==> flow/design.v <==
module axi_lite_slave (
    input  logic        aclk,
    input  logic        aresetn,
    input  logic        awvalid,
    output logic        awready,
    input  logic [31:0] awaddr,
    input  logic        wvalid,
    output logic        wready,
    input  logic [31:0] wdata,
    input  logic [3:0]  wstrb,
    output logic        bvalid,
    input  logic        bready,
    output logic [1:0]  bresp,
    input  logic        arvalid,
    output logic        arready,
    input  logic [31:0] araddr,
    output logic        rvalid,
    input  logic        rready,
    output logic [31:0] rdata,
    output logic [1:0]  rresp
);
logic [31:0] registers [16];
wire [31:0] debug_reg0 = registers[0];
wire [31:0] debug_reg1 = registers[1];
wire [31:0] debug_reg2 = registers[2];
wire [31:0] debug_reg3 = registers[3];
wire [31:0] debug_reg4 = registers[4];
wire [31:0] debug_reg5 = registers[5];
typedef enum logic [1:0] {
    W_IDLE, W_WAIT_DATA, W_RESP
} write_state_t;
write_state_t write_state;
logic [31:0] write_addr_reg;
logic [1:0] bresp_reg;
logic [1:0] rresp_reg;
logic [31:0] rdata_reg;
always_ff @(posedge aclk or negedge aresetn) begin
    if (!aresetn) begin
        write_state <= W_IDLE;
        awready <= 1'b1;        
        wready <= 1'b0;
        bvalid <= 1'b0;
        write_addr_reg <= 32'h0;
        bresp_reg <= 2'b00;     
        for (int i = 0; i < 16; i++) registers[i] <= 32'h0;
    end else begin
        case (write_state)
            W_IDLE: begin
                awready <= 1'b1;
                if (awvalid && awready) begin
                    write_addr_reg <= awaddr;
                    write_state <= W_WAIT_DATA;
                    awready <= 1'b0;
                    wready <= 1'b1;
                    bresp_reg <= (awaddr[5:2] < 16) ? 2'b00 : 2'b10;
                end
            end
            W_WAIT_DATA: begin
                if (wvalid && wready) begin
                    if (write_addr_reg[5:2] < 16) begin
                        for (int i = 0; i < 4; i++) begin
                            if (wstrb[i])
                                registers[write_addr_reg[5:2]][i*8 +: 8] <= wdata[i*8 +: 8];
                        end
                    end
                    write_state <= W_RESP;
                    wready <= 1'b0;
                    bvalid <= 1'b1;
                end
            end 
            W_RESP: begin
                if (bvalid && bready) begin
                    bvalid <= 1'b0;
                    write_state <= W_IDLE;
                end
            end
        endcase
    end
end
always_ff @(posedge aclk or negedge aresetn) begin
    if (!aresetn) begin
        arready <= 1'b1;
        rvalid <= 1'b0;
        rresp_reg <= 2'b00;      
        rdata_reg <= 32'h0;     
    end else begin
        if (arvalid && arready) begin
            rdata_reg <= (araddr[5:2] < 16) ? registers[araddr[5:2]] : 32'hDEADBEEF;
            rresp_reg <= (araddr[5:2] < 16) ? 2'b00 : 2'b10;
            arready <= 1'b0;
            rvalid <= 1'b1;
        end else if (rvalid && rready) begin
            rvalid <= 1'b0;
            arready <= 1'b1;
        end
    end
end
assign bresp = bresp_reg;
assign rresp = rresp_reg;
assign rdata = rdata_reg;
endmodule
Reports on axi_lite_slave
The steps from the RTL of axi_lite_slave to its reports follow in flow order.
Line numbers count from 1 in the design file above.
Operators carry their Yosys type and port widths (W data, S select, Z words).
{ "inputs": {"top": "axi_lite_slave", "clk_port": "aclk", "lib": "sky130hd", "corner": "tt_025C_1v80"} }

Word-level counts
Counts by Yosys on the flattened word-level netlist (proc, flatten, opt, wreduce). Print and check cells are left out. Cells with the same type and inputs are merged into one.
{ "word_totals": {"out_inout_bits": 41, "word_cells": 211, "register_bits": 561, "in_bits": 107} }
{ "op_classes": {"reduce_logical": 80, "n_mux": 19, "eq_ne": 35, "n_cmp": 3} }
{ "ops": {"columns": ["cell", "count"], "rows": [
  ["$pmux W32 S16", 1],
  ["$reduce_and A5 Y1", 64],
  ["$eq A4 B4 Y1 const B", 16],
  ["$eq A4 B3 Y1 const B", 8],
  ["$mux W32", 1],
  ["$eq A4 B2 Y1 const B", 4],
  ["$lt A4 B5 Y1 const B", 3],
  ["$mux W2", 5],
  ["$mux W1", 9],
  ["$eq A4 B1 Y1 const B", 2],
  ["$logic_not A4 Y1", 2],
  ["$ne A2 B2 Y1 const B", 3],
  ["$reduce_bool A2 Y1", 3],
  ["$reduce_and A3 Y1", 2],
  ["$pmux W2 S3", 1],
  ["$logic_and A1 B1 Y1", 5],
  ["$reduce_and A4 Y1", 1],
  ["$pmux W1 S2", 2],
  ["$reduce_bool A3 Y1", 1],
  ["$eq A2 B1 Y1 const B", 1],
  ["$eq A2 B2 Y1 const B", 1],
  ["$logic_not A2 Y1", 1],
  ["$reduce_and A2 Y1", 1]
]} }

Logic depth
Yosys ltp: most cells in a row. Word level: on the elaborated netlist, between registers, memories and ports. Mapped: between sequential cells and ports; inverters and the memories' decode and read muxes count.
{ "depth": {"word_depth": 3, "ABC_AREA": 0, "depth_mapped": 9, "ltp_nobuf": 5} }

Synthesis result
Yosys stat after the flow's synthesis: flattened, memories mapped to cells. It holds for the ABC_AREA given above (unset counts as 0); a run with the other value may have another netlist.
The area totals of this step are shown rounded.
{ "types": {"columns": ["cell", "count", "type_area_um2"], "rows": [
  ["sky130_fd_sc_hd__dfrtp_1", 553, 1.38E+04],
  ["sky130_fd_sc_hd__mux2_2", 497, 5.6E+03],
  ["sky130_fd_sc_hd__a22oi_1", 86, 645.619],
  ["sky130_fd_sc_hd__a221oi_1", 60, 525.504],
  ["sky130_fd_sc_hd__a22o_1", 49, 429.162],
  ["sky130_fd_sc_hd__mux2i_1", 41, 410.394],
  ["sky130_fd_sc_hd__nand2_1", 94, 352.838],
  ["sky130_fd_sc_hd__clkbuf_1", 78, 292.781],
  ["sky130_fd_sc_hd__buf_2", 46, 230.221],
  ["sky130_fd_sc_hd__mux2_1", 20, 225.216],
  ["sky130_fd_sc_hd__o21ai_0", 42, 210.202],
  ["sky130_fd_sc_hd__a21oi_1", 40, 200.192],
  ["sky130_fd_sc_hd__nor2_4", 16, 180.173],
  ["sky130_fd_sc_hd__a2bb2oi_1", 18, 157.651],
  ["sky130_fd_sc_hd__o221ai_1", 18, 157.651],
  ["sky130_fd_sc_hd__nor2_1", 41, 153.898],
  ["sky130_fd_sc_hd__o22ai_1", 24, 150.144],
  ["sky130_fd_sc_hd__o211ai_1", 19, 142.637]
]} }
Not listed: further types 35, cells in them 145.
{ "synth_totals": {"flip_flops": 556, "buf_cells": 138, "mapped_area_um2": 24900, "cells": 1887} }

Path before layout
Path of least setup slack by OpenSTA after synthesis, without wires, with an ideal clock, recovery checks aside; 20% of the period is set as input and as output delay. Where synthesis merged equal registers, the netlist keeps one of their names.
{ "synth_path": {"path_kind": "in2reg", "startpoint": "input port araddr[4]", "endpoint": "register rdata_reg[21]", "t_first_pin_ns": 0.600, "period_ns": 3.0, "path_slack_ns": 0.962, "path_delay_ns": 1.437, "in_delay_ns": 0.600, "n_path_buf": 3, "arrival_ns": 1.914, "driving_pins": 7, "synth_period_reached_ns": 2.038} }
"path_delay_ns" is the arrival time less input delay plus setup time.
"driving_pins": output pins that drive a net of the path, with the launching flip-flop's if there is one; two outputs of one cell count as two.
"synth_period_reached_ns" = period - worst setup slack (recovery checks aside). The figure is calculated, with input and output delays left at 20% of the set period.
The rows between start and end are the longest chain of elaborated cells between them; the timing report does not say that the signal goes this way. Where chains are equally long, one stands for them.
A line is the first line of the expression or statement that the cell stems from. Yosys adds cells for indexed reads and writes and turns some case tables into memories.
{ "synth_between": {"path_cell_list": "sky130_fd_sc_hd__buf_6 > sky130_fd_sc_hd__or4_1 > sky130_fd_sc_hd__buf_2 > sky130_fd_sc_hd__buf_6 > sky130_fd_sc_hd__or3_1 > sky130_fd_sc_hd__o21ai_0 > sky130_fd_sc_hd__a21oi_1", "elab_chain_len": 3, "cells_between": 19, "cone_classes": "1 x compare; 15 x eq/ne; 2 x mux; 1 x reduce/logical"} }
{ "synth_rtl": {"columns": ["item", "line", "text"], "rows": [
  ["start: declaration", 16, "input  logic [31:0] araddr,"],
  ["$eq A4 B4 Y1", 88, "rdata_reg <= (araddr[5:2] < 16) ? registers[araddr[5:2]] : 32'hDEADBEEF;"],
  ["$pmux W32 S16", 88, null],
  ["$mux W32", 88, null],
  ["end: assignment", 85, "rdata_reg <= 32'h0;"],
  ["end: assignment", 88, null],
  ["end: declaration", 36, "logic [31:0] rdata_reg;"]
]} }

Path in the finished layout
Path of least setup slack in the final report of run 1 (OpenROAD, finished layout, wires in). Where an end is a register, its clock arrival counts in the times.
{ "layout_path": {"path_kind": "reg2reg", "startpoint": "register write_addr_reg[3]", "endpoint": "register registers[0][4]", "t_first_pin_ns": 0.61, "driving_pins": 5, "arrival_ns": 3.04, "path_slack_ns": 0.47, "period_ns": 3.0, "n_path_buf": 1} }
The rows between start and end are the longest chain of elaborated cells between them; the timing report does not say that the signal goes this way. Where chains are equally long, one stands for them.
Where a signal picks the word or bit written, the line may be left out of the assigning lines.
{ "layout_between": {"path_cell_list": "sky130_fd_sc_hd__dfrtp_1 > sky130_fd_sc_hd__buf_4 > sky130_fd_sc_hd__nor4_2 > sky130_fd_sc_hd__nand2_1 > sky130_fd_sc_hd__mux2_1", "elab_chain_len": 2, "cells_between": 3, "cone_classes": "1 x compare; 2 x reduce/logical"} }
{ "layout_rtl": {"columns": ["item", "line", "text"], "rows": [
  ["start: assignment", 43, "write_addr_reg <= 32'h0;"],
  ["start: assignment", 51, "write_addr_reg <= awaddr;"],
  ["$lt A4 B5 Y1", 60, "if (write_addr_reg[5:2] < 16) begin"],
  ["$reduce_and A5 Y1", null, null],
  ["end: assignment", 45, "for (int i = 0; i < 16; i++) registers[i] <= 32'h0;"],
  ["end: declaration", 22, "logic [31:0] registers [16];"]
]} }

Below are 4 stored runs of the flow (Yosys, OpenROAD; platform sky130hd) on axi_lite_slave, each with its settings and what was measured, unordered. Constraints: input delay and output delay 20% of the set period each, output load 0.01 pF.
By "period reached" is meant the clock period of the run minus its worst setup slack. This is arithmetic on one report: input and output delays are still those of the set period (20% each).
"worst setup path time" means the part of the period allowed to the worst setup path (the constraints hold back 20% at inputs and 20% at outputs) less its slack; where the path has registers, the arrival times of their clocks count too.
By "total power of the final layout" is meant OpenSTA's value without simulated activity: inputs other than the clock are taken to toggle once in ten clock periods, and the tool carries that through the logic.
The measured numbers are rounded.

==> run 1: settings <==
{ "CAP_MARGIN": 5, "CORE_UTILIZATION": 33, "CTS_CLUSTER_SIZE": 65, "GPL_ROUTABILITY_DRIVEN": 0, "HOLD_SLACK_MARGIN": 0.14, "PLACE_DENSITY": 0.93, "period_ns": 3.0, "CORE_MARGIN": 2, "SLEW_MARGIN": 20 }
==> run 1: results <==
period reached: 2.534 ns
setup slack of the critical path: 0.466 ns
synthesis area: 24,900 µm²
die size: 77,800 µm²
worst setup path time: 2.53 ns
class of the worst setup path: reg2reg
total power of the final layout: 16.5 mW
std-cell area (final layout): 29,100 µm²

==> run 2: settings <==
{ "ABC_AREA": 0, "CELL_PAD_IN_SITES_DETAIL_PLACEMENT": 2, "CELL_PAD_IN_SITES_GLOBAL_PLACEMENT": 0, "CORE_ASPECT_RATIO": 1.26, "CORE_UTILIZATION": 40, "CTS_CLUSTER_SIZE": 50, "GPL_ROUTABILITY_DRIVEN": 0, "GPL_TIMING_DRIVEN": 0, "HOLD_SLACK_MARGIN": 0.14, "PLACE_DENSITY_LB_ADDON": 0.19, "TNS_END_PERCENT": 5, "period_ns": 1.42, "CAP_MARGIN": 20, "CORE_MARGIN": 2, "SLEW_MARGIN": 20 }
==> run 2: results <==
period reached: 2.093 ns
setup slack of the critical path: -0.673 ns
synthesis area: 24,900 µm²
die size: 64,300 µm²
worst setup path time: 2.09 ns
class of the worst setup path: reg2reg
total power of the final layout: 38.5 mW
std-cell area (final layout): 33,100 µm²

==> run 3: settings <==
{ "ABC_AREA": 1, "CORE_UTILIZATION": 50, "HOLD_SLACK_MARGIN": 0.05, "PLACE_DENSITY": 0.6, "period_ns": 2.47, "CAP_MARGIN": 20, "CORE_MARGIN": 2, "SLEW_MARGIN": 20 }
==> run 3: results <==
period reached: 2.191 ns
setup slack of the critical path: 0.279 ns
synthesis area: 24,600 µm²
die size: 51,100 µm²
worst setup path time: 1.70 ns
class of the worst setup path: reg2out
total power of the final layout: 22.8 mW
std-cell area (final layout): 28,800 µm²

==> run 4: settings <==
{ "CAP_MARGIN": 20, "CELL_PAD_IN_SITES_DETAIL_PLACEMENT": 2, "CELL_PAD_IN_SITES_GLOBAL_PLACEMENT": 3, "CORE_MARGIN": 5, "CORE_UTILIZATION": 21, "CTS_CLUSTER_SIZE": 65, "GPL_ROUTABILITY_DRIVEN": 1, "GPL_TIMING_DRIVEN": 0, "MAX_ROUTING_LAYER": "met4", "MIN_ROUTING_LAYER": "met2", "PLACE_DENSITY": 0.93, "TNS_END_PERCENT": 90, "period_ns": 3.0, "SLEW_MARGIN": 20 }
==> run 4: results <==
period reached: 3.090 ns
setup slack of the critical path: -0.090 ns
synthesis area: 24,900 µm²
die size: 126,000 µm²
worst setup path time: 2.49 ns
class of the worst setup path: in2reg
total power of the final layout: 17.5 mW
std-cell area (final layout): 30,000 µm²
